==> flow/design.v <==
module booth2Encoder(
  input  [3:0] input_multiplier,
  output [1:0] output_X2,
  output [1:0] output_inv,
  output [1:0] output_set0
);
  wire [4:0] multiplier2 = {input_multiplier,1'h0};  
  wire [2:0] bits_0 = multiplier2[2:0];  
  wire [2:0] bits_1 = multiplier2[4:2];  
  wire  X2Bools_0 = ~(bits_0[0] ^ bits_0[1]);  
  wire  invBools_0 = bits_0[2];  
  wire [2:0] _set0Bools_0_T_1 = ~bits_0;  
  wire  set0Bools_0 = &bits_0 | &_set0Bools_0_T_1;  
  wire  X2Bools_1 = ~(bits_1[0] ^ bits_1[1]);  
  wire  invBools_1 = bits_1[2];  
  wire [2:0] _set0Bools_1_T_1 = ~bits_1;  
  wire  set0Bools_1 = &bits_1 | &_set0Bools_1_T_1;  
  assign output_X2 = {X2Bools_1,X2Bools_0};  
  assign output_inv = {invBools_1,invBools_0};  
  assign output_set0 = {set0Bools_1,set0Bools_0};  
endmodule
module ppGenerator(
  input        clock,
  input        reset,
  input  [3:0] inputData_multiplicand,
  input  [1:0] inputCtrl_X2,
  input  [1:0] inputCtrl_inv,
  input  [1:0] inputCtrl_Set0,
  output [7:0] outputData_pp_out_0,
  output [7:0] outputData_pp_out_1,
  output [7:0] outputData_sig_out
);
  reg [7:0] pp_0;  
  reg [7:0] pp_1;  
  reg [7:0] sign_com;  
  wire [4:0] _pp_X2_0_T_1 = {inputData_multiplicand,1'h0};  
  wire [4:0] _pp_X2_0_T_3 = {inputData_multiplicand[3],inputData_multiplicand};  
  wire [4:0] pp_X2_0 = inputCtrl_X2[0] ? _pp_X2_0_T_1 : _pp_X2_0_T_3;  
  wire [4:0] pp_set_0 = inputCtrl_Set0[0] ? 5'h0 : pp_X2_0;  
  wire [4:0] _pp_inv_0_T_1 = ~pp_set_0;  
  wire [4:0] pp_inv_0 = inputCtrl_inv[0] ? _pp_inv_0_T_1 : pp_set_0;  
  wire  E_inv_0 = inputCtrl_Set0[0] ? inputCtrl_inv[0] : inputCtrl_inv[0] ^ inputData_multiplicand[3];  
  wire  E_0 = ~E_inv_0;  
  wire [7:0] pp_temp_0 = {E_0,E_inv_0,E_inv_0,pp_inv_0};  
  wire [4:0] pp_X2_1 = inputCtrl_X2[1] ? _pp_X2_0_T_1 : _pp_X2_0_T_3;  
  wire [4:0] pp_set_1 = inputCtrl_Set0[1] ? 5'h0 : pp_X2_1;  
  wire [4:0] _pp_inv_1_T_1 = ~pp_set_1;  
  wire [4:0] pp_inv_1 = inputCtrl_inv[1] ? _pp_inv_1_T_1 : pp_set_1;  
  wire  E_inv_1 = inputCtrl_Set0[1] ? inputCtrl_inv[1] : inputCtrl_inv[1] ^ inputData_multiplicand[3];  
  wire  E_1 = ~E_inv_1;  
  wire [7:0] pp_temp_1 = {2'h1,E_1,pp_inv_1};  
  wire [7:0] _pp_1_T_2 = {pp_temp_1[5:0],1'h0,inputCtrl_inv[0]};  
  wire [3:0] _sign_com_T_1 = {1'h0,inputCtrl_inv[1],2'h0};  
  assign outputData_pp_out_0 = pp_0;  
  assign outputData_pp_out_1 = pp_1;  
  assign outputData_sig_out = sign_com;  
  always @(posedge clock) begin
    if (reset) begin  
      pp_0 <= 8'h0;  
    end else begin
      pp_0 <= pp_temp_0;  
    end
    if (reset) begin  
      pp_1 <= 8'h0;  
    end else begin
      pp_1 <= _pp_1_T_2;  
    end
    if (reset) begin  
      sign_com <= 8'h0;  
    end else begin
      sign_com <= {{4'd0}, _sign_com_T_1};  
    end
  end
endmodule
module RCA(
  input  [7:0] input_a_in,
  input  [7:0] input_b_in,
  output [7:0] output_S
);
  wire  g_comb_0 = input_a_in[0] & input_b_in[0];  
  wire  p_comb_0 = input_a_in[0] ^ input_b_in[0];  
  wire  g_comb_1 = input_a_in[1] & input_b_in[1];  
  wire  p_comb_1 = input_a_in[1] ^ input_b_in[1];  
  wire  s_comb_1 = p_comb_1 ^ g_comb_0;  
  wire  c_comb_2 = g_comb_0 & p_comb_1 | g_comb_1;  
  wire  g_comb_2 = input_a_in[2] & input_b_in[2];  
  wire  p_comb_2 = input_a_in[2] ^ input_b_in[2];  
  wire  s_comb_2 = p_comb_2 ^ c_comb_2;  
  wire  c_comb_3 = c_comb_2 & p_comb_2 | g_comb_2;  
  wire  g_comb_3 = input_a_in[3] & input_b_in[3];  
  wire  p_comb_3 = input_a_in[3] ^ input_b_in[3];  
  wire  s_comb_3 = p_comb_3 ^ c_comb_3;  
  wire  c_comb_4 = c_comb_3 & p_comb_3 | g_comb_3;  
  wire  g_comb_4 = input_a_in[4] & input_b_in[4];  
  wire  p_comb_4 = input_a_in[4] ^ input_b_in[4];  
  wire  s_comb_4 = p_comb_4 ^ c_comb_4;  
  wire  c_comb_5 = c_comb_4 & p_comb_4 | g_comb_4;  
  wire  g_comb_5 = input_a_in[5] & input_b_in[5];  
  wire  p_comb_5 = input_a_in[5] ^ input_b_in[5];  
  wire  s_comb_5 = p_comb_5 ^ c_comb_5;  
  wire  c_comb_6 = c_comb_5 & p_comb_5 | g_comb_5;  
  wire  g_comb_6 = input_a_in[6] & input_b_in[6];  
  wire  p_comb_6 = input_a_in[6] ^ input_b_in[6];  
  wire  s_comb_6 = p_comb_6 ^ c_comb_6;  
  wire  c_comb_7 = c_comb_6 & p_comb_6 | g_comb_6;  
  wire  p_comb_7 = input_a_in[7] ^ input_b_in[7];  
  wire  s_comb_7 = p_comb_7 ^ c_comb_7;  
  wire [3:0] output_S_lo = {s_comb_3,s_comb_2,s_comb_1,p_comb_0};  
  wire [3:0] output_S_hi = {s_comb_7,s_comb_6,s_comb_5,s_comb_4};  
  assign output_S = {output_S_hi,output_S_lo};  
endmodule
module pp_compressor3_2(
  input  [7:0] input_pp0_in,
  input  [7:0] input_pp1_in,
  input  [7:0] input_pp2_in,
  output [7:0] output_S,
  output [7:0] output_C
);
  wire  g_comb_0 = input_pp0_in[0] & input_pp1_in[0];  
  wire  p_comb_0 = input_pp0_in[0] ^ input_pp1_in[0];  
  wire  s_comb_0 = p_comb_0 ^ input_pp2_in[0];  
  wire  c_comb_0 = input_pp2_in[0] & p_comb_0 | g_comb_0;  
  wire  g_comb_1 = input_pp0_in[1] & input_pp1_in[1];  
  wire  p_comb_1 = input_pp0_in[1] ^ input_pp1_in[1];  
  wire  s_comb_1 = p_comb_1 ^ input_pp2_in[1];  
  wire  c_comb_1 = input_pp2_in[1] & p_comb_1 | g_comb_1;  
  wire  g_comb_2 = input_pp0_in[2] & input_pp1_in[2];  
  wire  p_comb_2 = input_pp0_in[2] ^ input_pp1_in[2];  
  wire  s_comb_2 = p_comb_2 ^ input_pp2_in[2];  
  wire  c_comb_2 = input_pp2_in[2] & p_comb_2 | g_comb_2;  
  wire  g_comb_3 = input_pp0_in[3] & input_pp1_in[3];  
  wire  p_comb_3 = input_pp0_in[3] ^ input_pp1_in[3];  
  wire  s_comb_3 = p_comb_3 ^ input_pp2_in[3];  
  wire  c_comb_3 = input_pp2_in[3] & p_comb_3 | g_comb_3;  
  wire  g_comb_4 = input_pp0_in[4] & input_pp1_in[4];  
  wire  p_comb_4 = input_pp0_in[4] ^ input_pp1_in[4];  
  wire  s_comb_4 = p_comb_4 ^ input_pp2_in[4];  
  wire  c_comb_4 = input_pp2_in[4] & p_comb_4 | g_comb_4;  
  wire  g_comb_5 = input_pp0_in[5] & input_pp1_in[5];  
  wire  p_comb_5 = input_pp0_in[5] ^ input_pp1_in[5];  
  wire  s_comb_5 = p_comb_5 ^ input_pp2_in[5];  
  wire  c_comb_5 = input_pp2_in[5] & p_comb_5 | g_comb_5;  
  wire  g_comb_6 = input_pp0_in[6] & input_pp1_in[6];  
  wire  p_comb_6 = input_pp0_in[6] ^ input_pp1_in[6];  
  wire  s_comb_6 = p_comb_6 ^ input_pp2_in[6];  
  wire  c_comb_6 = input_pp2_in[6] & p_comb_6 | g_comb_6;  
  wire  g_comb_7 = input_pp0_in[7] & input_pp1_in[7];  
  wire  p_comb_7 = input_pp0_in[7] ^ input_pp1_in[7];  
  wire  s_comb_7 = p_comb_7 ^ input_pp2_in[7];  
  wire  c_comb_7 = input_pp2_in[7] & p_comb_7 | g_comb_7;  
  wire [3:0] output_S_lo = {s_comb_3,s_comb_2,s_comb_1,s_comb_0};  
  wire [3:0] output_S_hi = {s_comb_7,s_comb_6,s_comb_5,s_comb_4};  
  wire [7:0] _output_C_T = {c_comb_7,c_comb_6,c_comb_5,c_comb_4,c_comb_3,c_comb_2,c_comb_1,c_comb_0};  
  assign output_S = {output_S_hi,output_S_lo};  
  assign output_C = {_output_C_T[6:0],1'h0};  
endmodule
module wallaceTree(
  input  [7:0] io_data_i_0,
  input  [7:0] io_data_i_1,
  input  [7:0] io_data_i_2,
  output [7:0] io_data_o
);
  wire [7:0] rca_input_a_in;  
  wire [7:0] rca_input_b_in;  
  wire [7:0] rca_output_S;  
  wire [7:0] layer1CSA_0_input_pp0_in;  
  wire [7:0] layer1CSA_0_input_pp1_in;  
  wire [7:0] layer1CSA_0_input_pp2_in;  
  wire [7:0] layer1CSA_0_output_S;  
  wire [7:0] layer1CSA_0_output_C;  
  RCA rca (  
    .input_a_in(rca_input_a_in),
    .input_b_in(rca_input_b_in),
    .output_S(rca_output_S)
  );
  pp_compressor3_2 layer1CSA_0 (  
    .input_pp0_in(layer1CSA_0_input_pp0_in),
    .input_pp1_in(layer1CSA_0_input_pp1_in),
    .input_pp2_in(layer1CSA_0_input_pp2_in),
    .output_S(layer1CSA_0_output_S),
    .output_C(layer1CSA_0_output_C)
  );
  assign io_data_o = rca_output_S;  
  assign rca_input_a_in = layer1CSA_0_output_S;  
  assign rca_input_b_in = layer1CSA_0_output_C;  
  assign layer1CSA_0_input_pp0_in = io_data_i_0;  
  assign layer1CSA_0_input_pp1_in = io_data_i_1;  
  assign layer1CSA_0_input_pp2_in = io_data_i_2;  
endmodule
module Multiplier(
  input        clock,
  input        reset,
  input  [3:0] input_multiplicand,
  input  [3:0] input_multiplier,
  output [7:0] output_product
);
  wire [3:0] booth2_encoder_input_multiplier;  
  wire [1:0] booth2_encoder_output_X2;  
  wire [1:0] booth2_encoder_output_inv;  
  wire [1:0] booth2_encoder_output_set0;  
  wire  pp_generator_clock;  
  wire  pp_generator_reset;  
  wire [3:0] pp_generator_inputData_multiplicand;  
  wire [1:0] pp_generator_inputCtrl_X2;  
  wire [1:0] pp_generator_inputCtrl_inv;  
  wire [1:0] pp_generator_inputCtrl_Set0;  
  wire [7:0] pp_generator_outputData_pp_out_0;  
  wire [7:0] pp_generator_outputData_pp_out_1;  
  wire [7:0] pp_generator_outputData_sig_out;  
  wire [7:0] wallace_tree_io_data_i_0;  
  wire [7:0] wallace_tree_io_data_i_1;  
  wire [7:0] wallace_tree_io_data_i_2;  
  wire [7:0] wallace_tree_io_data_o;  
  booth2Encoder booth2_encoder (  
    .input_multiplier(booth2_encoder_input_multiplier),
    .output_X2(booth2_encoder_output_X2),
    .output_inv(booth2_encoder_output_inv),
    .output_set0(booth2_encoder_output_set0)
  );
  ppGenerator pp_generator (  
    .clock(pp_generator_clock),
    .reset(pp_generator_reset),
    .inputData_multiplicand(pp_generator_inputData_multiplicand),
    .inputCtrl_X2(pp_generator_inputCtrl_X2),
    .inputCtrl_inv(pp_generator_inputCtrl_inv),
    .inputCtrl_Set0(pp_generator_inputCtrl_Set0),
    .outputData_pp_out_0(pp_generator_outputData_pp_out_0),
    .outputData_pp_out_1(pp_generator_outputData_pp_out_1),
    .outputData_sig_out(pp_generator_outputData_sig_out)
  );
  wallaceTree wallace_tree (  
    .io_data_i_0(wallace_tree_io_data_i_0),
    .io_data_i_1(wallace_tree_io_data_i_1),
    .io_data_i_2(wallace_tree_io_data_i_2),
    .io_data_o(wallace_tree_io_data_o)
  );
  assign output_product = wallace_tree_io_data_o;  
  assign booth2_encoder_input_multiplier = input_multiplier;  
  assign pp_generator_clock = clock;
  assign pp_generator_reset = reset;
  assign pp_generator_inputData_multiplicand = input_multiplicand;  
  assign pp_generator_inputCtrl_X2 = booth2_encoder_output_X2;  
  assign pp_generator_inputCtrl_inv = booth2_encoder_output_inv;  
  assign pp_generator_inputCtrl_Set0 = booth2_encoder_output_set0;  
  assign wallace_tree_io_data_i_0 = pp_generator_outputData_pp_out_0;  
  assign wallace_tree_io_data_i_1 = pp_generator_outputData_pp_out_1;  
  assign wallace_tree_io_data_i_2 = pp_generator_outputData_sig_out;  
endmodule
module RCA_1(
  input  [15:0] input_a_in,
  input  [15:0] input_b_in,
  output [15:0] output_S
);
  wire  g_comb_0 = input_a_in[0] & input_b_in[0];  
  wire  p_comb_0 = input_a_in[0] ^ input_b_in[0];  
  wire  g_comb_1 = input_a_in[1] & input_b_in[1];  
  wire  p_comb_1 = input_a_in[1] ^ input_b_in[1];  
  wire  s_comb_1 = p_comb_1 ^ g_comb_0;  
  wire  c_comb_2 = g_comb_0 & p_comb_1 | g_comb_1;  
  wire  g_comb_2 = input_a_in[2] & input_b_in[2];  
  wire  p_comb_2 = input_a_in[2] ^ input_b_in[2];  
  wire  s_comb_2 = p_comb_2 ^ c_comb_2;  
  wire  c_comb_3 = c_comb_2 & p_comb_2 | g_comb_2;  
  wire  g_comb_3 = input_a_in[3] & input_b_in[3];  
  wire  p_comb_3 = input_a_in[3] ^ input_b_in[3];  
  wire  s_comb_3 = p_comb_3 ^ c_comb_3;  
  wire  c_comb_4 = c_comb_3 & p_comb_3 | g_comb_3;  
  wire  g_comb_4 = input_a_in[4] & input_b_in[4];  
  wire  p_comb_4 = input_a_in[4] ^ input_b_in[4];  
  wire  s_comb_4 = p_comb_4 ^ c_comb_4;  
  wire  c_comb_5 = c_comb_4 & p_comb_4 | g_comb_4;  
  wire  g_comb_5 = input_a_in[5] & input_b_in[5];  
  wire  p_comb_5 = input_a_in[5] ^ input_b_in[5];  
  wire  s_comb_5 = p_comb_5 ^ c_comb_5;  
  wire  c_comb_6 = c_comb_5 & p_comb_5 | g_comb_5;  
  wire  g_comb_6 = input_a_in[6] & input_b_in[6];  
  wire  p_comb_6 = input_a_in[6] ^ input_b_in[6];  
  wire  s_comb_6 = p_comb_6 ^ c_comb_6;  
  wire  c_comb_7 = c_comb_6 & p_comb_6 | g_comb_6;  
  wire  g_comb_7 = input_a_in[7] & input_b_in[7];  
  wire  p_comb_7 = input_a_in[7] ^ input_b_in[7];  
  wire  s_comb_7 = p_comb_7 ^ c_comb_7;  
  wire  c_comb_8 = c_comb_7 & p_comb_7 | g_comb_7;  
  wire  g_comb_8 = input_a_in[8] & input_b_in[8];  
  wire  p_comb_8 = input_a_in[8] ^ input_b_in[8];  
  wire  s_comb_8 = p_comb_8 ^ c_comb_8;  
  wire  c_comb_9 = c_comb_8 & p_comb_8 | g_comb_8;  
  wire  g_comb_9 = input_a_in[9] & input_b_in[9];  
  wire  p_comb_9 = input_a_in[9] ^ input_b_in[9];  
  wire  s_comb_9 = p_comb_9 ^ c_comb_9;  
  wire  c_comb_10 = c_comb_9 & p_comb_9 | g_comb_9;  
  wire  g_comb_10 = input_a_in[10] & input_b_in[10];  
  wire  p_comb_10 = input_a_in[10] ^ input_b_in[10];  
  wire  s_comb_10 = p_comb_10 ^ c_comb_10;  
  wire  c_comb_11 = c_comb_10 & p_comb_10 | g_comb_10;  
  wire  g_comb_11 = input_a_in[11] & input_b_in[11];  
  wire  p_comb_11 = input_a_in[11] ^ input_b_in[11];  
  wire  s_comb_11 = p_comb_11 ^ c_comb_11;  
  wire  c_comb_12 = c_comb_11 & p_comb_11 | g_comb_11;  
  wire  g_comb_12 = input_a_in[12] & input_b_in[12];  
  wire  p_comb_12 = input_a_in[12] ^ input_b_in[12];  
  wire  s_comb_12 = p_comb_12 ^ c_comb_12;  
  wire  c_comb_13 = c_comb_12 & p_comb_12 | g_comb_12;  
  wire  g_comb_13 = input_a_in[13] & input_b_in[13];  
  wire  p_comb_13 = input_a_in[13] ^ input_b_in[13];  
  wire  s_comb_13 = p_comb_13 ^ c_comb_13;  
  wire  c_comb_14 = c_comb_13 & p_comb_13 | g_comb_13;  
  wire  g_comb_14 = input_a_in[14] & input_b_in[14];  
  wire  p_comb_14 = input_a_in[14] ^ input_b_in[14];  
  wire  s_comb_14 = p_comb_14 ^ c_comb_14;  
  wire  c_comb_15 = c_comb_14 & p_comb_14 | g_comb_14;  
  wire  p_comb_15 = input_a_in[15] ^ input_b_in[15];  
  wire  s_comb_15 = p_comb_15 ^ c_comb_15;  
  wire [7:0] output_S_lo = {s_comb_7,s_comb_6,s_comb_5,s_comb_4,s_comb_3,s_comb_2,s_comb_1,p_comb_0};  
  wire [7:0] output_S_hi = {s_comb_15,s_comb_14,s_comb_13,s_comb_12,s_comb_11,s_comb_10,s_comb_9,s_comb_8};  
  assign output_S = {output_S_hi,output_S_lo};  
endmodule
module MacUnit(
  input         clock,
  input         reset,
  input  [3:0]  io_in_a,
  input  [3:0]  io_in_b,
  input  [15:0] io_in_c,
  output [15:0] io_out_c
);
  wire  mul_clock;  
  wire  mul_reset;  
  wire [3:0] mul_input_multiplicand;  
  wire [3:0] mul_input_multiplier;  
  wire [7:0] mul_output_product;  
  wire [15:0] rca_input_a_in;  
  wire [15:0] rca_input_b_in;  
  wire [15:0] rca_output_S;  
  wire [7:0] _rca_input_a_in_T_2 = mul_output_product[7] ? 8'hff : 8'h0;  
  Multiplier mul (  
    .clock(mul_clock),
    .reset(mul_reset),
    .input_multiplicand(mul_input_multiplicand),
    .input_multiplier(mul_input_multiplier),
    .output_product(mul_output_product)
  );
  RCA_1 rca (  
    .input_a_in(rca_input_a_in),
    .input_b_in(rca_input_b_in),
    .output_S(rca_output_S)
  );
  assign io_out_c = rca_output_S;  
  assign mul_clock = clock;
  assign mul_reset = reset;
  assign mul_input_multiplicand = io_in_a;  
  assign mul_input_multiplier = io_in_b;  
  assign rca_input_a_in = {_rca_input_a_in_T_2,mul_output_product};  
  assign rca_input_b_in = io_in_c;  
endmodule
module PE(
  input         clock,
  input         reset,
  input         io_in_control_done,
  input  [3:0]  io_in_a,
  input  [3:0]  io_in_b,
  input  [15:0] io_in_c,
  output        io_out_control_done,
  output [3:0]  io_out_a,
  output [3:0]  io_out_b,
  output [15:0] io_out_c
);
  wire  mac_clock;  
  wire  mac_reset;  
  wire [3:0] mac_io_in_a;  
  wire [3:0] mac_io_in_b;  
  wire [15:0] mac_io_in_c;  
  wire [15:0] mac_io_out_c;  
  reg [3:0] a_reg;  
  reg [3:0] b_reg;  
  reg [15:0] c_reg;  
  MacUnit mac (  
    .clock(mac_clock),
    .reset(mac_reset),
    .io_in_a(mac_io_in_a),
    .io_in_b(mac_io_in_b),
    .io_in_c(mac_io_in_c),
    .io_out_c(mac_io_out_c)
  );
  assign io_out_control_done = io_in_control_done;  
  assign io_out_a = a_reg;  
  assign io_out_b = b_reg;  
  assign io_out_c = c_reg;  
  assign mac_clock = clock;
  assign mac_reset = reset;
  assign mac_io_in_a = io_in_a;  
  assign mac_io_in_b = io_in_b;  
  assign mac_io_in_c = c_reg;  
  always @(posedge clock) begin
    if (reset) begin  
      a_reg <= 4'h0;  
    end else begin
      a_reg <= io_in_a;  
    end
    if (reset) begin  
      b_reg <= 4'h0;  
    end else begin
      b_reg <= io_in_b;  
    end
    if (reset) begin  
      c_reg <= 16'h0;  
    end else if (io_in_control_done) begin  
      c_reg <= io_in_c;
    end else begin
      c_reg <= mac_io_out_c;
    end
  end
endmodule
module PE_2(
  input         clock,
  input         reset,
  input         io_in_control_done,
  input  [3:0]  io_in_a,
  input  [3:0]  io_in_b,
  input  [15:0] io_in_c,
  output [3:0]  io_out_a,
  output [15:0] io_out_c
);
  wire  mac_clock;  
  wire  mac_reset;  
  wire [3:0] mac_io_in_a;  
  wire [3:0] mac_io_in_b;  
  wire [15:0] mac_io_in_c;  
  wire [15:0] mac_io_out_c;  
  reg [3:0] a_reg;  
  reg [15:0] c_reg;  
  MacUnit mac (  
    .clock(mac_clock),
    .reset(mac_reset),
    .io_in_a(mac_io_in_a),
    .io_in_b(mac_io_in_b),
    .io_in_c(mac_io_in_c),
    .io_out_c(mac_io_out_c)
  );
  assign io_out_a = a_reg;  
  assign io_out_c = c_reg;  
  assign mac_clock = clock;
  assign mac_reset = reset;
  assign mac_io_in_a = io_in_a;  
  assign mac_io_in_b = io_in_b;  
  assign mac_io_in_c = c_reg;  
  always @(posedge clock) begin
    if (reset) begin  
      a_reg <= 4'h0;  
    end else begin
      a_reg <= io_in_a;  
    end
    if (reset) begin  
      c_reg <= 16'h0;  
    end else if (io_in_control_done) begin  
      c_reg <= io_in_c;
    end else begin
      c_reg <= mac_io_out_c;
    end
  end
endmodule
module SystolicArray(
  input         clock,
  input         reset,
  input         io_in_control_0_done,
  input         io_in_control_1_done,
  input  [3:0]  io_in_a_0,
  input  [3:0]  io_in_a_1,
  input  [3:0]  io_in_b_0,
  input  [3:0]  io_in_b_1,
  input  [15:0] io_in_c_0,
  input  [15:0] io_in_c_1,
  output [15:0] io_out_c_0,
  output [15:0] io_out_c_1
);
  wire  sa_0_0_clock;  
  wire  sa_0_0_reset;  
  wire  sa_0_0_io_in_control_done;  
  wire [3:0] sa_0_0_io_in_a;  
  wire [3:0] sa_0_0_io_in_b;  
  wire [15:0] sa_0_0_io_in_c;  
  wire  sa_0_0_io_out_control_done;  
  wire [3:0] sa_0_0_io_out_a;  
  wire [3:0] sa_0_0_io_out_b;  
  wire [15:0] sa_0_0_io_out_c;  
  wire  sa_0_1_clock;  
  wire  sa_0_1_reset;  
  wire  sa_0_1_io_in_control_done;  
  wire [3:0] sa_0_1_io_in_a;  
  wire [3:0] sa_0_1_io_in_b;  
  wire [15:0] sa_0_1_io_in_c;  
  wire  sa_0_1_io_out_control_done;  
  wire [3:0] sa_0_1_io_out_a;  
  wire [3:0] sa_0_1_io_out_b;  
  wire [15:0] sa_0_1_io_out_c;  
  wire  sa_1_0_clock;  
  wire  sa_1_0_reset;  
  wire  sa_1_0_io_in_control_done;  
  wire [3:0] sa_1_0_io_in_a;  
  wire [3:0] sa_1_0_io_in_b;  
  wire [15:0] sa_1_0_io_in_c;  
  wire [3:0] sa_1_0_io_out_a;  
  wire [15:0] sa_1_0_io_out_c;  
  wire  sa_1_1_clock;  
  wire  sa_1_1_reset;  
  wire  sa_1_1_io_in_control_done;  
  wire [3:0] sa_1_1_io_in_a;  
  wire [3:0] sa_1_1_io_in_b;  
  wire [15:0] sa_1_1_io_in_c;  
  wire [3:0] sa_1_1_io_out_a;  
  wire [15:0] sa_1_1_io_out_c;  
  PE sa_0_0 (  
    .clock(sa_0_0_clock),
    .reset(sa_0_0_reset),
    .io_in_control_done(sa_0_0_io_in_control_done),
    .io_in_a(sa_0_0_io_in_a),
    .io_in_b(sa_0_0_io_in_b),
    .io_in_c(sa_0_0_io_in_c),
    .io_out_control_done(sa_0_0_io_out_control_done),
    .io_out_a(sa_0_0_io_out_a),
    .io_out_b(sa_0_0_io_out_b),
    .io_out_c(sa_0_0_io_out_c)
  );
  PE sa_0_1 (  
    .clock(sa_0_1_clock),
    .reset(sa_0_1_reset),
    .io_in_control_done(sa_0_1_io_in_control_done),
    .io_in_a(sa_0_1_io_in_a),
    .io_in_b(sa_0_1_io_in_b),
    .io_in_c(sa_0_1_io_in_c),
    .io_out_control_done(sa_0_1_io_out_control_done),
    .io_out_a(sa_0_1_io_out_a),
    .io_out_b(sa_0_1_io_out_b),
    .io_out_c(sa_0_1_io_out_c)
  );
  PE_2 sa_1_0 (  
    .clock(sa_1_0_clock),
    .reset(sa_1_0_reset),
    .io_in_control_done(sa_1_0_io_in_control_done),
    .io_in_a(sa_1_0_io_in_a),
    .io_in_b(sa_1_0_io_in_b),
    .io_in_c(sa_1_0_io_in_c),
    .io_out_a(sa_1_0_io_out_a),
    .io_out_c(sa_1_0_io_out_c)
  );
  PE_2 sa_1_1 (  
    .clock(sa_1_1_clock),
    .reset(sa_1_1_reset),
    .io_in_control_done(sa_1_1_io_in_control_done),
    .io_in_a(sa_1_1_io_in_a),
    .io_in_b(sa_1_1_io_in_b),
    .io_in_c(sa_1_1_io_in_c),
    .io_out_a(sa_1_1_io_out_a),
    .io_out_c(sa_1_1_io_out_c)
  );
  assign io_out_c_0 = sa_1_0_io_out_c;  
  assign io_out_c_1 = sa_1_1_io_out_c;  
  assign sa_0_0_clock = clock;
  assign sa_0_0_reset = reset;
  assign sa_0_0_io_in_control_done = io_in_control_0_done;  
  assign sa_0_0_io_in_a = io_in_a_0;  
  assign sa_0_0_io_in_b = io_in_b_0;  
  assign sa_0_0_io_in_c = io_in_c_0;  
  assign sa_0_1_clock = clock;
  assign sa_0_1_reset = reset;
  assign sa_0_1_io_in_control_done = io_in_control_1_done;  
  assign sa_0_1_io_in_a = sa_0_0_io_out_a;  
  assign sa_0_1_io_in_b = io_in_b_1;  
  assign sa_0_1_io_in_c = io_in_c_1;  
  assign sa_1_0_clock = clock;
  assign sa_1_0_reset = reset;
  assign sa_1_0_io_in_control_done = sa_0_0_io_out_control_done;  
  assign sa_1_0_io_in_a = io_in_a_1;  
  assign sa_1_0_io_in_b = sa_0_0_io_out_b;  
  assign sa_1_0_io_in_c = sa_0_0_io_out_c;  
  assign sa_1_1_clock = clock;
  assign sa_1_1_reset = reset;
  assign sa_1_1_io_in_control_done = sa_0_1_io_out_control_done;  
  assign sa_1_1_io_in_a = sa_1_0_io_out_a;  
  assign sa_1_1_io_in_b = sa_0_1_io_out_b;  
  assign sa_1_1_io_in_c = sa_0_1_io_out_c;  
endmodule
module GlobalCounter(
  input   clock,
  input   reset,
  input   io_start,
  output  io_tick
);
  reg [2:0] count;  
  wire  tick = count == 3'h4;  
  reg  enable;  
  wire  _GEN_0 = tick ? 1'h0 : enable;  
  wire  _GEN_1 = io_start | _GEN_0;  
  wire [2:0] _count_T_1 = count + 3'h1;  
  assign io_tick = count == 3'h4;  
  always @(posedge clock) begin
    if (reset) begin  
      count <= 3'h0;  
    end else if (enable) begin  
      if (count != 3'h4) begin  
        count <= _count_T_1;  
      end else begin
        count <= 3'h0;  
      end
    end
    if (reset) begin  
      enable <= 1'h0;  
    end else begin
      enable <= _GEN_1;
    end
  end
endmodule
module GlobalCounter_1(
  input   clock,
  input   reset,
  input   io_start,
  output  io_tick
);
  reg  count;  
  reg  enable;  
  wire  _GEN_0 = count ? 1'h0 : enable;  
  wire  _GEN_1 = io_start | _GEN_0;  
  wire  _GEN_2 = ~count & count + 1'h1;  
  assign io_tick = count;  
  always @(posedge clock) begin
    if (reset) begin  
      count <= 1'h0;  
    end else if (enable) begin  
      count <= _GEN_2;
    end
    if (reset) begin  
      enable <= 1'h0;  
    end else begin
      enable <= _GEN_1;
    end
  end
endmodule
module Controller(
  input   clock,
  input   reset,
  input   io_ctrl_cal_start,
  input   io_ctrl_in_done,
  input   io_ctrl_ibh_full,
  input   io_ctrl_ibv_full,
  input   io_ctrl_ibh_empty,
  input   io_ctrl_ibv_empty,
  input   io_ctrl_pre_valid,
  input   io_ctrl_post_ready,
  input   io_ctrl_ob_empty,
  output  io_ctrl_pre_ready,
  output  io_ctrl_post_valid,
  output  io_ctrl_ib_data_in,
  output  io_ctrl_ib_data_out,
  output  io_ctrl_cal_done,
  output  io_ctrl_ob_ready
);
  wire  cal_gc_clock;  
  wire  cal_gc_reset;  
  wire  cal_gc_io_start;  
  wire  cal_gc_io_tick;  
  wire  out_gc_clock;  
  wire  out_gc_reset;  
  wire  out_gc_io_start;  
  wire  out_gc_io_tick;  
  reg [1:0] state;  
  reg  in_done_r;  
  reg  isIdle;  
  reg  delay_ctrl_ib_data_in;  
  reg  delay_ctrl_ib_data_out;  
  reg  cal_done_r;  
  reg  out_done_r;  
  wire  ctrl_ib_data_in_w = io_ctrl_ibh_empty & io_ctrl_ibv_empty & io_ctrl_pre_valid;  
  wire  _GEN_0 = io_ctrl_ib_data_out ? 1'h0 : in_done_r;  
  wire  _GEN_1 = io_ctrl_in_done | _GEN_0;  
  wire  ctrl_ib_data_out_w = in_done_r & isIdle & io_ctrl_ob_empty;  
  wire  _GEN_2 = cal_gc_io_tick | cal_done_r;  
  wire  _GEN_3 = out_gc_io_tick | out_done_r;  
  wire  _GEN_5 = io_ctrl_cal_start ? 1'h0 : isIdle;  
  wire [1:0] _GEN_7 = io_ctrl_post_ready ? 2'h0 : state;  
  wire  _GEN_8 = io_ctrl_post_ready | isIdle;  
  wire  _GEN_9 = io_ctrl_post_ready ? 1'h0 : _GEN_2;  
  wire  _GEN_10 = io_ctrl_post_ready ? 1'h0 : _GEN_3;  
  wire [1:0] _GEN_11 = out_done_r ? _GEN_7 : state;  
  wire  _GEN_12 = out_done_r ? _GEN_8 : isIdle;  
  wire  _GEN_13 = out_done_r ? _GEN_9 : _GEN_2;  
  wire  _GEN_14 = out_done_r ? _GEN_10 : _GEN_3;  
  wire  _GEN_16 = state == 2'h2 ? _GEN_12 : isIdle;  
  wire  _GEN_20 = state == 2'h1 ? isIdle : _GEN_16;  
  wire  _GEN_24 = state == 2'h0 ? _GEN_5 : _GEN_20;  
  GlobalCounter cal_gc (  
    .clock(cal_gc_clock),
    .reset(cal_gc_reset),
    .io_start(cal_gc_io_start),
    .io_tick(cal_gc_io_tick)
  );
  GlobalCounter_1 out_gc (  
    .clock(out_gc_clock),
    .reset(out_gc_reset),
    .io_start(out_gc_io_start),
    .io_tick(out_gc_io_tick)
  );
  assign io_ctrl_pre_ready = ~io_ctrl_ibh_full & ~io_ctrl_ibv_full;  
  assign io_ctrl_post_valid = ~io_ctrl_ob_empty;  
  assign io_ctrl_ib_data_in = ~delay_ctrl_ib_data_in & ctrl_ib_data_in_w;  
  assign io_ctrl_ib_data_out = ~delay_ctrl_ib_data_out & ctrl_ib_data_out_w;  
  assign io_ctrl_cal_done = cal_done_r;  
  assign io_ctrl_ob_ready = cal_done_r & ~out_done_r;  
  assign cal_gc_clock = clock;
  assign cal_gc_reset = reset;
  assign cal_gc_io_start = io_ctrl_cal_start;  
  assign out_gc_clock = clock;
  assign out_gc_reset = reset;
  assign out_gc_io_start = cal_gc_io_tick;  
  always @(posedge clock) begin
    if (reset) begin  
      state <= 2'h0;  
    end else if (state == 2'h0) begin  
      if (io_ctrl_cal_start) begin  
        state <= 2'h1;  
      end
    end else if (state == 2'h1) begin  
      if (cal_done_r) begin  
        state <= 2'h2;  
      end
    end else if (state == 2'h2) begin  
      state <= _GEN_11;
    end
    if (reset) begin  
      in_done_r <= 1'h0;  
    end else begin
      in_done_r <= _GEN_1;
    end
    isIdle <= reset | _GEN_24;  
    if (reset) begin  
      delay_ctrl_ib_data_in <= 1'h0;  
    end else begin
      delay_ctrl_ib_data_in <= ctrl_ib_data_in_w;  
    end
    if (reset) begin  
      delay_ctrl_ib_data_out <= 1'h0;  
    end else begin
      delay_ctrl_ib_data_out <= ctrl_ib_data_out_w;  
    end
    if (reset) begin  
      cal_done_r <= 1'h0;  
    end else if (state == 2'h0) begin  
      cal_done_r <= _GEN_2;
    end else if (state == 2'h1) begin  
      cal_done_r <= _GEN_2;
    end else if (state == 2'h2) begin  
      cal_done_r <= _GEN_13;
    end else begin
      cal_done_r <= _GEN_2;
    end
    if (reset) begin  
      out_done_r <= 1'h0;  
    end else if (state == 2'h0) begin  
      out_done_r <= _GEN_3;
    end else if (state == 2'h1) begin  
      out_done_r <= _GEN_3;
    end else if (state == 2'h2) begin  
      out_done_r <= _GEN_14;
    end else begin
      out_done_r <= _GEN_3;
    end
  end
endmodule
module SyncFIFO(
  input        clock,
  input        reset,
  input        io_enq,
  input        io_deq,
  input  [3:0] io_enqData,
  output [3:0] io_deqData,
  output       io_full,
  output       io_empty
);
  reg [3:0] mem_0;  
  reg [3:0] mem_1;  
  reg [1:0] readPtr;  
  reg [1:0] writePtr;  
  wire  isEmpty = readPtr == writePtr;  
  wire  _isFull_T_1 = ~writePtr[1];  
  wire [1:0] _isFull_T_3 = {_isFull_T_1,writePtr[0]};  
  wire  isFull = readPtr == _isFull_T_3;  
  wire [1:0] _writePtr_T_1 = writePtr + 2'h1;  
  wire [1:0] _readPtr_T_1 = readPtr + 2'h1;  
  wire [3:0] _GEN_6 = readPtr[0] ? mem_1 : mem_0;  
  assign io_deqData = io_deq & ~isEmpty ? _GEN_6 : 4'h0;  
  assign io_full = readPtr == _isFull_T_3;  
  assign io_empty = readPtr == writePtr;  
  always @(posedge clock) begin
    if (reset) begin  
      mem_0 <= 4'h0;  
    end else if (io_enq & ~isFull) begin  
      if (~writePtr[0]) begin  
        mem_0 <= io_enqData;  
      end
    end
    if (reset) begin  
      mem_1 <= 4'h0;  
    end else if (io_enq & ~isFull) begin  
      if (writePtr[0]) begin  
        mem_1 <= io_enqData;  
      end
    end
    if (reset) begin  
      readPtr <= 2'h0;  
    end else if (io_deq & ~isEmpty) begin  
      readPtr <= _readPtr_T_1;  
    end
    if (reset) begin  
      writePtr <= 2'h0;  
    end else if (io_enq & ~isFull) begin  
      writePtr <= _writePtr_T_1;  
    end
  end
endmodule
module InputBuffer(
  input        clock,
  input        reset,
  input        io_ctrl_data_in,
  input        io_ctrl_data_out,
  input        io_ctrl_data_valid,
  input  [3:0] io_data_in_0,
  input  [3:0] io_data_in_1,
  output [3:0] io_data_out_0,
  output [3:0] io_data_out_1,
  output       io_all_full,
  output       io_all_empty,
  output       io_data_in_done,
  output       io_cal_start
);
  wire  data_queue_0_clock;  
  wire  data_queue_0_reset;  
  wire  data_queue_0_io_enq;  
  wire  data_queue_0_io_deq;  
  wire [3:0] data_queue_0_io_enqData;  
  wire [3:0] data_queue_0_io_deqData;  
  wire  data_queue_0_io_full;  
  wire  data_queue_0_io_empty;  
  wire  data_queue_1_clock;  
  wire  data_queue_1_reset;  
  wire  data_queue_1_io_enq;  
  wire  data_queue_1_io_deq;  
  wire [3:0] data_queue_1_io_enqData;  
  wire [3:0] data_queue_1_io_deqData;  
  wire  data_queue_1_io_full;  
  wire  data_queue_1_io_empty;  
  reg  delay_count_0;  
  reg  delay_count_1;  
  reg [1:0] deq_count_0;  
  reg [1:0] deq_count_1;  
  reg [1:0] state;  
  reg  cal_start_r;  
  wire  _data_queue_0_io_enq_T = state == 2'h0;  
  wire  _data_queue_0_io_enq_T_2 = state == 2'h1;  
  wire  _data_queue_0_io_deq_T_3 = deq_count_0 != 2'h0;  
  wire  _data_queue_1_io_deq_T_3 = deq_count_1 != 2'h0;  
  wire  allFull = data_queue_0_io_full & data_queue_1_io_full;  
  wire  allEmpty = data_queue_0_io_empty & data_queue_1_io_empty;  
  wire [1:0] _state_T = io_ctrl_data_out ? 2'h2 : 2'h0;  
  wire [1:0] _deq_count_0_T_1 = deq_count_0 - 2'h1;  
  wire [1:0] _deq_count_1_T_1 = deq_count_1 - 2'h1;  
  wire  _GEN_10 = delay_count_1 ? delay_count_1 - 1'h1 : delay_count_1;  
  wire  _GEN_12 = _data_queue_0_io_enq_T_2 & allFull;  
  wire  _GEN_17 = _data_queue_0_io_enq_T_2 ? delay_count_1 : _GEN_10;  
  SyncFIFO data_queue_0 (  
    .clock(data_queue_0_clock),
    .reset(data_queue_0_reset),
    .io_enq(data_queue_0_io_enq),
    .io_deq(data_queue_0_io_deq),
    .io_enqData(data_queue_0_io_enqData),
    .io_deqData(data_queue_0_io_deqData),
    .io_full(data_queue_0_io_full),
    .io_empty(data_queue_0_io_empty)
  );
  SyncFIFO data_queue_1 (  
    .clock(data_queue_1_clock),
    .reset(data_queue_1_reset),
    .io_enq(data_queue_1_io_enq),
    .io_deq(data_queue_1_io_deq),
    .io_enqData(data_queue_1_io_enqData),
    .io_deqData(data_queue_1_io_deqData),
    .io_full(data_queue_1_io_full),
    .io_empty(data_queue_1_io_empty)
  );
  assign io_data_out_0 = data_queue_0_io_deqData;  
  assign io_data_out_1 = data_queue_1_io_deqData;  
  assign io_all_full = data_queue_0_io_full & data_queue_1_io_full;  
  assign io_all_empty = data_queue_0_io_empty & data_queue_1_io_empty;  
  assign io_data_in_done = _data_queue_0_io_enq_T ? 1'h0 : _GEN_12;  
  assign io_cal_start = cal_start_r;  
  assign data_queue_0_clock = clock;
  assign data_queue_0_reset = reset;
  assign data_queue_0_io_enq = (state == 2'h0 & io_ctrl_data_in | state == 2'h1) & io_ctrl_data_valid;  
  assign data_queue_0_io_deq = state == 2'h2 & ~delay_count_0 & deq_count_0 != 2'h0;  
  assign data_queue_0_io_enqData = io_data_in_0;  
  assign data_queue_1_clock = clock;
  assign data_queue_1_reset = reset;
  assign data_queue_1_io_enq = (state == 2'h0 & io_ctrl_data_in | state == 2'h1) & io_ctrl_data_valid;  
  assign data_queue_1_io_deq = state == 2'h2 & ~delay_count_1 & deq_count_1 != 2'h0;  
  assign data_queue_1_io_enqData = io_data_in_1;  
  always @(posedge clock) begin
    if (_data_queue_0_io_enq_T) begin  
      delay_count_0 <= 1'h0;  
    end else if (!(_data_queue_0_io_enq_T_2)) begin  
      if (delay_count_0) begin  
        delay_count_0 <= delay_count_0 - 1'h1;  
      end
    end
    delay_count_1 <= _data_queue_0_io_enq_T | _GEN_17;  
    if (_data_queue_0_io_enq_T) begin  
      deq_count_0 <= 2'h2;  
    end else if (!(_data_queue_0_io_enq_T_2)) begin  
      if (!(delay_count_0)) begin  
        if (_data_queue_0_io_deq_T_3) begin  
          deq_count_0 <= _deq_count_0_T_1;  
        end
      end
    end
    if (_data_queue_0_io_enq_T) begin  
      deq_count_1 <= 2'h2;  
    end else if (!(_data_queue_0_io_enq_T_2)) begin  
      if (!(delay_count_1)) begin  
        if (_data_queue_1_io_deq_T_3) begin  
          deq_count_1 <= _deq_count_1_T_1;  
        end
      end
    end
    if (reset) begin  
      state <= 2'h0;  
    end else if (_data_queue_0_io_enq_T) begin  
      if (io_ctrl_data_in) begin  
        state <= 2'h1;  
      end else if (io_ctrl_data_out) begin  
        state <= 2'h2;  
      end
    end else if (_data_queue_0_io_enq_T_2) begin  
      if (allFull) begin  
        state <= _state_T;  
      end
    end else if (allEmpty) begin  
      state <= 2'h0;  
    end
    if (reset) begin  
      cal_start_r <= 1'h0;  
    end else begin
      cal_start_r <= io_ctrl_data_out;  
    end
  end
endmodule
module SyncFIFO_4(
  input         clock,
  input         reset,
  input         io_enq,
  input         io_deq,
  input  [15:0] io_enqData,
  output [15:0] io_deqData,
  output        io_empty
);
  reg [15:0] mem_0;  
  reg [15:0] mem_1;  
  reg [1:0] readPtr;  
  reg [1:0] writePtr;  
  wire  isEmpty = readPtr == writePtr;  
  wire  _isFull_T_1 = ~writePtr[1];  
  wire [1:0] _isFull_T_3 = {_isFull_T_1,writePtr[0]};  
  wire  isFull = readPtr == _isFull_T_3;  
  wire [1:0] _writePtr_T_1 = writePtr + 2'h1;  
  wire [1:0] _readPtr_T_1 = readPtr + 2'h1;  
  wire [15:0] _GEN_6 = readPtr[0] ? mem_1 : mem_0;  
  assign io_deqData = io_deq & ~isEmpty ? _GEN_6 : 16'h0;  
  assign io_empty = readPtr == writePtr;  
  always @(posedge clock) begin
    if (reset) begin  
      mem_0 <= 16'h0;  
    end else if (io_enq & ~isFull) begin  
      if (~writePtr[0]) begin  
        mem_0 <= io_enqData;  
      end
    end
    if (reset) begin  
      mem_1 <= 16'h0;  
    end else if (io_enq & ~isFull) begin  
      if (writePtr[0]) begin  
        mem_1 <= io_enqData;  
      end
    end
    if (reset) begin  
      readPtr <= 2'h0;  
    end else if (io_deq & ~isEmpty) begin  
      readPtr <= _readPtr_T_1;  
    end
    if (reset) begin  
      writePtr <= 2'h0;  
    end else if (io_enq & ~isFull) begin  
      writePtr <= _writePtr_T_1;  
    end
  end
endmodule
module OutputBuffer(
  input         clock,
  input         reset,
  input         io_ctrl_valid,
  input         io_ctrl_ready,
  input         io_ctrl_ob_ready,
  input  [15:0] io_data_in_0,
  input  [15:0] io_data_in_1,
  output [15:0] io_data_out_0,
  output [15:0] io_data_out_1,
  output        io_all_empty
);
  wire  data_queue_0_clock;  
  wire  data_queue_0_reset;  
  wire  data_queue_0_io_enq;  
  wire  data_queue_0_io_deq;  
  wire [15:0] data_queue_0_io_enqData;  
  wire [15:0] data_queue_0_io_deqData;  
  wire  data_queue_0_io_empty;  
  wire  data_queue_1_clock;  
  wire  data_queue_1_reset;  
  wire  data_queue_1_io_enq;  
  wire  data_queue_1_io_deq;  
  wire [15:0] data_queue_1_io_enqData;  
  wire [15:0] data_queue_1_io_deqData;  
  wire  data_queue_1_io_empty;  
  SyncFIFO_4 data_queue_0 (  
    .clock(data_queue_0_clock),
    .reset(data_queue_0_reset),
    .io_enq(data_queue_0_io_enq),
    .io_deq(data_queue_0_io_deq),
    .io_enqData(data_queue_0_io_enqData),
    .io_deqData(data_queue_0_io_deqData),
    .io_empty(data_queue_0_io_empty)
  );
  SyncFIFO_4 data_queue_1 (  
    .clock(data_queue_1_clock),
    .reset(data_queue_1_reset),
    .io_enq(data_queue_1_io_enq),
    .io_deq(data_queue_1_io_deq),
    .io_enqData(data_queue_1_io_enqData),
    .io_deqData(data_queue_1_io_deqData),
    .io_empty(data_queue_1_io_empty)
  );
  assign io_data_out_0 = data_queue_0_io_deqData;  
  assign io_data_out_1 = data_queue_1_io_deqData;  
  assign io_all_empty = data_queue_0_io_empty & data_queue_1_io_empty;  
  assign data_queue_0_clock = clock;
  assign data_queue_0_reset = reset;
  assign data_queue_0_io_enq = io_ctrl_ob_ready;  
  assign data_queue_0_io_deq = io_ctrl_valid & io_ctrl_ready;  
  assign data_queue_0_io_enqData = io_data_in_0;  
  assign data_queue_1_clock = clock;
  assign data_queue_1_reset = reset;
  assign data_queue_1_io_enq = io_ctrl_ob_ready;  
  assign data_queue_1_io_deq = io_ctrl_valid & io_ctrl_ready;  
  assign data_queue_1_io_enqData = io_data_in_1;  
endmodule
module top(
  input         clock,
  input         reset,
  input         io_in_valid,
  input         io_in_ready,
  input  [3:0]  io_in_a_0,
  input  [3:0]  io_in_a_1,
  input  [3:0]  io_in_b_0,
  input  [3:0]  io_in_b_1,
  input  [15:0] io_in_c_0,
  input  [15:0] io_in_c_1,
  output        io_out_valid,
  output        io_out_ready,
  output [15:0] io_out_c_0,
  output [15:0] io_out_c_1
);
  wire  sa_clock;  
  wire  sa_reset;  
  wire  sa_io_in_control_0_done;  
  wire  sa_io_in_control_1_done;  
  wire [3:0] sa_io_in_a_0;  
  wire [3:0] sa_io_in_a_1;  
  wire [3:0] sa_io_in_b_0;  
  wire [3:0] sa_io_in_b_1;  
  wire [15:0] sa_io_in_c_0;  
  wire [15:0] sa_io_in_c_1;  
  wire [15:0] sa_io_out_c_0;  
  wire [15:0] sa_io_out_c_1;  
  wire  controller_clock;  
  wire  controller_reset;  
  wire  controller_io_ctrl_cal_start;  
  wire  controller_io_ctrl_in_done;  
  wire  controller_io_ctrl_ibh_full;  
  wire  controller_io_ctrl_ibv_full;  
  wire  controller_io_ctrl_ibh_empty;  
  wire  controller_io_ctrl_ibv_empty;  
  wire  controller_io_ctrl_pre_valid;  
  wire  controller_io_ctrl_post_ready;  
  wire  controller_io_ctrl_ob_empty;  
  wire  controller_io_ctrl_pre_ready;  
  wire  controller_io_ctrl_post_valid;  
  wire  controller_io_ctrl_ib_data_in;  
  wire  controller_io_ctrl_ib_data_out;  
  wire  controller_io_ctrl_cal_done;  
  wire  controller_io_ctrl_ob_ready;  
  wire  inBuffer_h_clock;  
  wire  inBuffer_h_reset;  
  wire  inBuffer_h_io_ctrl_data_in;  
  wire  inBuffer_h_io_ctrl_data_out;  
  wire  inBuffer_h_io_ctrl_data_valid;  
  wire [3:0] inBuffer_h_io_data_in_0;  
  wire [3:0] inBuffer_h_io_data_in_1;  
  wire [3:0] inBuffer_h_io_data_out_0;  
  wire [3:0] inBuffer_h_io_data_out_1;  
  wire  inBuffer_h_io_all_full;  
  wire  inBuffer_h_io_all_empty;  
  wire  inBuffer_h_io_data_in_done;  
  wire  inBuffer_h_io_cal_start;  
  wire  inBuffer_v_clock;  
  wire  inBuffer_v_reset;  
  wire  inBuffer_v_io_ctrl_data_in;  
  wire  inBuffer_v_io_ctrl_data_out;  
  wire  inBuffer_v_io_ctrl_data_valid;  
  wire [3:0] inBuffer_v_io_data_in_0;  
  wire [3:0] inBuffer_v_io_data_in_1;  
  wire [3:0] inBuffer_v_io_data_out_0;  
  wire [3:0] inBuffer_v_io_data_out_1;  
  wire  inBuffer_v_io_all_full;  
  wire  inBuffer_v_io_all_empty;  
  wire  inBuffer_v_io_data_in_done;  
  wire  inBuffer_v_io_cal_start;  
  wire  outBuffer_clock;  
  wire  outBuffer_reset;  
  wire  outBuffer_io_ctrl_valid;  
  wire  outBuffer_io_ctrl_ready;  
  wire  outBuffer_io_ctrl_ob_ready;  
  wire [15:0] outBuffer_io_data_in_0;  
  wire [15:0] outBuffer_io_data_in_1;  
  wire [15:0] outBuffer_io_data_out_0;  
  wire [15:0] outBuffer_io_data_out_1;  
  wire  outBuffer_io_all_empty;  
  SystolicArray sa (  
    .clock(sa_clock),
    .reset(sa_reset),
    .io_in_control_0_done(sa_io_in_control_0_done),
    .io_in_control_1_done(sa_io_in_control_1_done),
    .io_in_a_0(sa_io_in_a_0),
    .io_in_a_1(sa_io_in_a_1),
    .io_in_b_0(sa_io_in_b_0),
    .io_in_b_1(sa_io_in_b_1),
    .io_in_c_0(sa_io_in_c_0),
    .io_in_c_1(sa_io_in_c_1),
    .io_out_c_0(sa_io_out_c_0),
    .io_out_c_1(sa_io_out_c_1)
  );
  Controller controller (  
    .clock(controller_clock),
    .reset(controller_reset),
    .io_ctrl_cal_start(controller_io_ctrl_cal_start),
    .io_ctrl_in_done(controller_io_ctrl_in_done),
    .io_ctrl_ibh_full(controller_io_ctrl_ibh_full),
    .io_ctrl_ibv_full(controller_io_ctrl_ibv_full),
    .io_ctrl_ibh_empty(controller_io_ctrl_ibh_empty),
    .io_ctrl_ibv_empty(controller_io_ctrl_ibv_empty),
    .io_ctrl_pre_valid(controller_io_ctrl_pre_valid),
    .io_ctrl_post_ready(controller_io_ctrl_post_ready),
    .io_ctrl_ob_empty(controller_io_ctrl_ob_empty),
    .io_ctrl_pre_ready(controller_io_ctrl_pre_ready),
    .io_ctrl_post_valid(controller_io_ctrl_post_valid),
    .io_ctrl_ib_data_in(controller_io_ctrl_ib_data_in),
    .io_ctrl_ib_data_out(controller_io_ctrl_ib_data_out),
    .io_ctrl_cal_done(controller_io_ctrl_cal_done),
    .io_ctrl_ob_ready(controller_io_ctrl_ob_ready)
  );
  InputBuffer inBuffer_h (  
    .clock(inBuffer_h_clock),
    .reset(inBuffer_h_reset),
    .io_ctrl_data_in(inBuffer_h_io_ctrl_data_in),
    .io_ctrl_data_out(inBuffer_h_io_ctrl_data_out),
    .io_ctrl_data_valid(inBuffer_h_io_ctrl_data_valid),
    .io_data_in_0(inBuffer_h_io_data_in_0),
    .io_data_in_1(inBuffer_h_io_data_in_1),
    .io_data_out_0(inBuffer_h_io_data_out_0),
    .io_data_out_1(inBuffer_h_io_data_out_1),
    .io_all_full(inBuffer_h_io_all_full),
    .io_all_empty(inBuffer_h_io_all_empty),
    .io_data_in_done(inBuffer_h_io_data_in_done),
    .io_cal_start(inBuffer_h_io_cal_start)
  );
  InputBuffer inBuffer_v (  
    .clock(inBuffer_v_clock),
    .reset(inBuffer_v_reset),
    .io_ctrl_data_in(inBuffer_v_io_ctrl_data_in),
    .io_ctrl_data_out(inBuffer_v_io_ctrl_data_out),
    .io_ctrl_data_valid(inBuffer_v_io_ctrl_data_valid),
    .io_data_in_0(inBuffer_v_io_data_in_0),
    .io_data_in_1(inBuffer_v_io_data_in_1),
    .io_data_out_0(inBuffer_v_io_data_out_0),
    .io_data_out_1(inBuffer_v_io_data_out_1),
    .io_all_full(inBuffer_v_io_all_full),
    .io_all_empty(inBuffer_v_io_all_empty),
    .io_data_in_done(inBuffer_v_io_data_in_done),
    .io_cal_start(inBuffer_v_io_cal_start)
  );
  OutputBuffer outBuffer (  
    .clock(outBuffer_clock),
    .reset(outBuffer_reset),
    .io_ctrl_valid(outBuffer_io_ctrl_valid),
    .io_ctrl_ready(outBuffer_io_ctrl_ready),
    .io_ctrl_ob_ready(outBuffer_io_ctrl_ob_ready),
    .io_data_in_0(outBuffer_io_data_in_0),
    .io_data_in_1(outBuffer_io_data_in_1),
    .io_data_out_0(outBuffer_io_data_out_0),
    .io_data_out_1(outBuffer_io_data_out_1),
    .io_all_empty(outBuffer_io_all_empty)
  );
  assign io_out_valid = controller_io_ctrl_post_valid;  
  assign io_out_ready = controller_io_ctrl_pre_ready;  
  assign io_out_c_0 = outBuffer_io_data_out_0;  
  assign io_out_c_1 = outBuffer_io_data_out_1;  
  assign sa_clock = clock;
  assign sa_reset = reset;
  assign sa_io_in_control_0_done = controller_io_ctrl_cal_done;  
  assign sa_io_in_control_1_done = controller_io_ctrl_cal_done;  
  assign sa_io_in_a_0 = inBuffer_h_io_data_out_0;  
  assign sa_io_in_a_1 = inBuffer_h_io_data_out_1;  
  assign sa_io_in_b_0 = inBuffer_v_io_data_out_0;  
  assign sa_io_in_b_1 = inBuffer_v_io_data_out_1;  
  assign sa_io_in_c_0 = io_in_c_0;  
  assign sa_io_in_c_1 = io_in_c_1;  
  assign controller_clock = clock;
  assign controller_reset = reset;
  assign controller_io_ctrl_cal_start = inBuffer_h_io_cal_start & inBuffer_v_io_cal_start;  
  assign controller_io_ctrl_in_done = inBuffer_h_io_data_in_done & inBuffer_v_io_data_in_done;  
  assign controller_io_ctrl_ibh_full = inBuffer_h_io_all_full;  
  assign controller_io_ctrl_ibv_full = inBuffer_v_io_all_full;  
  assign controller_io_ctrl_ibh_empty = inBuffer_h_io_all_empty;  
  assign controller_io_ctrl_ibv_empty = inBuffer_v_io_all_empty;  
  assign controller_io_ctrl_pre_valid = io_in_valid;  
  assign controller_io_ctrl_post_ready = io_in_ready;  
  assign controller_io_ctrl_ob_empty = outBuffer_io_all_empty;  
  assign inBuffer_h_clock = clock;
  assign inBuffer_h_reset = reset;
  assign inBuffer_h_io_ctrl_data_in = controller_io_ctrl_ib_data_in;  
  assign inBuffer_h_io_ctrl_data_out = controller_io_ctrl_ib_data_out;  
  assign inBuffer_h_io_ctrl_data_valid = io_in_valid;  
  assign inBuffer_h_io_data_in_0 = io_in_a_0;  
  assign inBuffer_h_io_data_in_1 = io_in_a_1;  
  assign inBuffer_v_clock = clock;
  assign inBuffer_v_reset = reset;
  assign inBuffer_v_io_ctrl_data_in = controller_io_ctrl_ib_data_in;  
  assign inBuffer_v_io_ctrl_data_out = controller_io_ctrl_ib_data_out;  
  assign inBuffer_v_io_ctrl_data_valid = io_in_valid;  
  assign inBuffer_v_io_data_in_0 = io_in_b_0;  
  assign inBuffer_v_io_data_in_1 = io_in_b_1;  
  assign outBuffer_clock = clock;
  assign outBuffer_reset = reset;
  assign outBuffer_io_ctrl_valid = controller_io_ctrl_post_valid;  
  assign outBuffer_io_ctrl_ready = controller_io_ctrl_post_ready;  
  assign outBuffer_io_ctrl_ob_ready = controller_io_ctrl_ob_ready;  
  assign outBuffer_io_data_in_0 = sa_io_out_c_0;  
  assign outBuffer_io_data_in_1 = sa_io_out_c_1;  
endmodule
module axis_matmul2x2(
    input                       clk             ,
    input                       rst             ,
    input                       s_axis_tvalid   ,
    input     [31 : 0]          s_axis_tdata    ,
    input                       s_axis_tlast    ,
    output                      s_axis_tready   ,
    output                      m_axis_tvalid   ,
    output    [31 : 0]          m_axis_tdata    ,
    output                      m_axis_tlast    ,
    input                       m_axis_tready   
);
    wire [3:0]  io_in_a_0;
    wire [3:0]  io_in_a_1;
    wire [3:0]  io_in_b_0;
    wire [3:0]  io_in_b_1;
    wire [15:0] io_out_c_0;
    wire [15:0] io_out_c_1;
    assign io_in_a_0 = s_axis_tdata[00+:4];
    assign io_in_a_1 = s_axis_tdata[08+:4];
    assign io_in_b_0 = s_axis_tdata[16+:4];
    assign io_in_b_1 = s_axis_tdata[24+:4];
    assign m_axis_tdata = {io_out_c_1,io_out_c_0};
    assign m_axis_tlast = m_axis_tvalid;
    top u_top(
        .clock        (clk              ),
        .reset        (rst              ),
        .io_in_valid  (s_axis_tvalid    ),
        .io_out_ready (s_axis_tready    ),
        .io_in_a_0    (io_in_a_0        ),
        .io_in_a_1    (io_in_a_1        ),
        .io_in_b_0    (io_in_b_0        ),
        .io_in_b_1    (io_in_b_1        ),
        .io_in_c_0    (16'b0            ),
        .io_in_c_1    (16'b0            ),
        .io_out_valid (m_axis_tvalid    ),
        .io_in_ready  (m_axis_tready    ),
        .io_out_c_0   (io_out_c_0       ),
        .io_out_c_1   (io_out_c_1       )
    );
endmodule
# [Reports on axis_matmul2x2]
# The steps from the RTL of axis_matmul2x2 to its reports follow in flow order.
# Line numbers count from 1 in the design file above.
# Not given: n/a
[design] top="axis_matmul2x2" clock_port="clk" cell_library="sky130hd" lib_corner="tt_025C_1v80"

# [Word level]
# Counts by Yosys on the flattened word-level netlist (proc, flatten, opt, wreduce; memories kept). Register bits leave out memories and registers merged into their read ports (data or address). Print and check cells are left out.
[bits] regBits=327 input_bits=37 output_inout_bits=35
[op_classes] add_sub_neg=22 equal=26 mux=95 n_logic=690 reduce_logical=44

# [Logic depth]
# Depth = most cells in a row (Yosys ltp): at word level without a register or memory, in the mapped netlist without a sequential cell, where the memories' decode and read muxes count.
[depth] ltp_word=35 ABC_AREA=0 ltp_mapped=24 ltp_nobuf=24

# [Mapped cells and area]
# Yosys stat after the flow's synthesis: flattened, memories mapped to cells. It holds for the ABC_AREA given above (unset counts as 0); a run with the other value may have another netlist.
[by_type] type="sky130_fd_sc_hd__dfxtp_1" n=288 type_area_um2=5765.53
[by_type] type="sky130_fd_sc_hd__fa_1" n=76 type_area_um2=1.52E+03
[by_type] type="sky130_fd_sc_hd__mux2i_1" n=149 type_area_um2=1491.43
[by_type] type="sky130_fd_sc_hd__nor2_1" n=269 type_area_um2=1.01E+03
[by_type] type="sky130_fd_sc_hd__ha_1" n=46 type_area_um2=575.552
# Not listed: further types 55, cells in them 620.
[synth_totals] mapped_cells=1448 synth_area_um2=13962.1 sequential_area_um2=5765.5 ffs=288 n_buf=66
# The figures by module come from a second, unflattened synthesis with its own total; it is not the netlist above.
[unflattened] cells_unflattened=1688 hier_area_um2=17205.3
# Each row is one instance without its submodules.
[modules] mod="SyncFIFO_4" n_inst=2 n_cells=160 mod_area_um2=1584.0 mod_seq_area_um2=720.7
[modules] mod="SyncFIFO" n_inst=4 n_cells=85 mod_area_um2=705.7 mod_seq_area_um2=240.2
[modules] mod="ppGenerator" n_inst=4 n_cells=65 mod_area_um2=655.6 mod_seq_area_um2=300.3
# Further modules, not shown: 17.

# [Path before layout]
# Path of least setup slack by OpenSTA after synthesis, without wires, with an ideal clock, recovery checks aside; 20% of the period is set as input and as output delay. Where synthesis merged equal registers, the netlist keeps one of their names.
[synth_path] path_kind="register to register" startpoint="register u_top.sa.sa_1_1.mac.mul.pp_generator.pp_0[0]" endpoint="register u_top.sa.sa_1_1.c_reg[15]" tclk_ps=7500 setup_time_ps=128 launch_ps=0 t_arrival_ps=6717 slack_ps=656 delay_ps=6845 path_stages=22 n_path_buf=0 period_less_setup_slack_ps=6844
# "delay_ps" = arrival - input delay + setup time.
# "path_stages" counts driving pins, that of a launching flip-flop among them; a cell with two outputs on the path counts twice.
# "period_less_setup_slack_ps" is the clock period less the worst setup slack; recovery checks do not enter. This is arithmetic on one report: input and output delays are still those of the set period (20% each).
# Between the ends stands the longest chain of elaborated cells between them, by number of cells; it is not shown to be the way that was timed. Of several equally long chains one is given.
# A line is the first line of the expression or statement that the cell stems from. Yosys adds cells for indexed reads and writes and turns some case tables into memories.
# At most two assigning lines are given for a register; there are more.
[synth_via] elab_chain_len=35 cells_between=84 lines_between=64 cone_classes="mux (2); logic (82)"
[synth_rtl] item="start: declaration" line=33 source="reg [7:0] pp_0;"
[synth_rtl] item="start: assignment" line=59 source="pp_0 <= 8'h0;"
[synth_rtl] item="start: assignment" line=61 source="pp_0 <= pp_temp_0;"
[synth_rtl] item="XOR 1 bit" line=120 source="wire  p_comb_0 = input_pp0_in[0] ^ input_pp1_in[0];"
[synth_rtl] item="bitwise AND 1 bit" line=122 source="wire  c_comb_0 = input_pp2_in[0] & p_comb_0 | g_comb_0;"
[synth_rtl] item="[32 not listed]"
[synth_rtl] item="two-way mux 16 bit" line=454 source="end else if (io_in_control_done) begin"
[synth_rtl] item="end: assignment" line=455 source="c_reg <= io_in_c;"
[synth_rtl] item="end: assignment" line=457 source="c_reg <= mac_io_out_c;"
[synth_rtl] item="end: declaration" line=430 source="reg [15:0] c_reg;"

# [Worst path after layout]
# From the final timing report of run A: the path of least setup slack in the routed layout; clock arrival at registers is part of the times.
# The path's times are printed in steps of 10 ps; the period is the one set.
[layout_path] path_kind="register to register" startpoint="register u_top.sa.sa_1_1.mac.mul.pp_generator.pp_0[0]" endpoint="register u_top.sa.sa_1_1.c_reg[15]" tclk_ps=7160 setup_time_ps=150 launch_ps=510 t_arrival_ps=7290 slack_ps=240 path_stages=22 n_path_buf=0
# Between the ends stands the longest chain of elaborated cells between them, by number of cells; it is not shown to be the way that was timed. Of several equally long chains one is given.
# At most two assigning lines are given for a register; there are more.
[layout_via] elab_chain_len=35 cells_between=84 lines_between=64 cone_classes="mux (2); logic (82)"
[layout_rtl] item="start: declaration" line=33 source="reg [7:0] pp_0;"
[layout_rtl] item="start: assignment" line=59 source="pp_0 <= 8'h0;"
[layout_rtl] item="start: assignment" line=61 source="pp_0 <= pp_temp_0;"
[layout_rtl] item="XOR 1 bit" line=120 source="wire  p_comb_0 = input_pp0_in[0] ^ input_pp1_in[0];"
[layout_rtl] item="bitwise AND 1 bit" line=122 source="wire  c_comb_0 = input_pp2_in[0] & p_comb_0 | g_comb_0;"
[layout_rtl] item="[32 not listed]"
[layout_rtl] item="two-way mux 16 bit" line=454 source="end else if (io_in_control_done) begin"
[layout_rtl] item="end: assignment" line=455 source="c_reg <= io_in_c;"
[layout_rtl] item="end: assignment" line=457 source="c_reg <= mac_io_out_c;"
[layout_rtl] item="end: declaration" line=430 source="reg [15:0] c_reg;"

# axis_matmul2x2 through Yosys and OpenROAD on sky130hd: 5 stored runs, unordered, with their settings and measured results. The constraints put input and output delay at 20% of the set period each and load the outputs with 0.01 pF.
# "totalPower_mw" rests on the timing tool's default activity at the inputs, not on a simulated workload.
run="run A" settings CORE_UTILIZATION=40 period_ns=7.16 CAP_MARGIN=20 CORE_MARGIN=2 SLEW_MARGIN=20
run="run A" results dieArea_um2=36416.1 setupTns_ps=0 utilization_pct=46.6 finish.stdcell_area_um2=16071.7 yosys_chip_area_um2=13962.1 setup_ws_ps=239 totalPower_mw=4.456
run="run B" settings CORE_UTILIZATION=47 TNS_END_PERCENT=85 period_ns=7.5 CAP_MARGIN=20 CORE_MARGIN=2 SLEW_MARGIN=20
run="run B" results dieArea_um2=31101.1 setupTns_ps=0 utilization_pct=54.0 finish.stdcell_area_um2=15909.0 yosys_chip_area_um2=13962.1 setup_ws_ps=428 totalPower_mw=4.230
run="run C" settings ABC_AREA=0 CELL_PAD_IN_SITES_GLOBAL_PLACEMENT=3 CORE_ASPECT_RATIO=1.29 CORE_MARGIN=7 CORE_UTILIZATION=52 CTS_CLUSTER_DIAMETER=57 CTS_CLUSTER_SIZE=22 HOLD_SLACK_MARGIN=0.07 PLACE_DENSITY=0.47 SETUP_SLACK_MARGIN=-0.44 SLEW_MARGIN=10 period_ns=7.41 CAP_MARGIN=20
run="run C" outcome="not finished: placement ended with error GPL-0301"
run="run D" settings CAP_MARGIN=10 CORE_MARGIN=10 CORE_UTILIZATION=40 CTS_CLUSTER_SIZE=55 MAX_ROUTING_LAYER="met5" MIN_ROUTING_LAYER="met2" PLACE_DENSITY_LB_ADDON=0.21 SETUP_SLACK_MARGIN=-0.23 period_ns=5.67 SLEW_MARGIN=20
run="run D" results dieArea_um2=42778.6 setupTns_ps=-5441 utilization_pct=47.7 finish.stdcell_area_um2=16437.0 yosys_chip_area_um2=13962.1 setup_ws_ps=-722 totalPower_mw=5.681
run="run E" settings CAP_MARGIN=35 CELL_PAD_IN_SITES_DETAIL_PLACEMENT=0 CELL_PAD_IN_SITES_GLOBAL_PLACEMENT=2 CORE_ASPECT_RATIO=0.55 CORE_UTILIZATION=27 PLACE_DENSITY_LB_ADDON=0.06 SETUP_SLACK_MARGIN=1.75 period_ns=6.38 CORE_MARGIN=2 SLEW_MARGIN=20
run="run E" results dieArea_um2=53628.7 setupTns_ps=0 utilization_pct=33.2 finish.stdcell_area_um2=16873.7 yosys_chip_area_um2=13962.1 setup_ws_ps=11 totalPower_mw=5.217
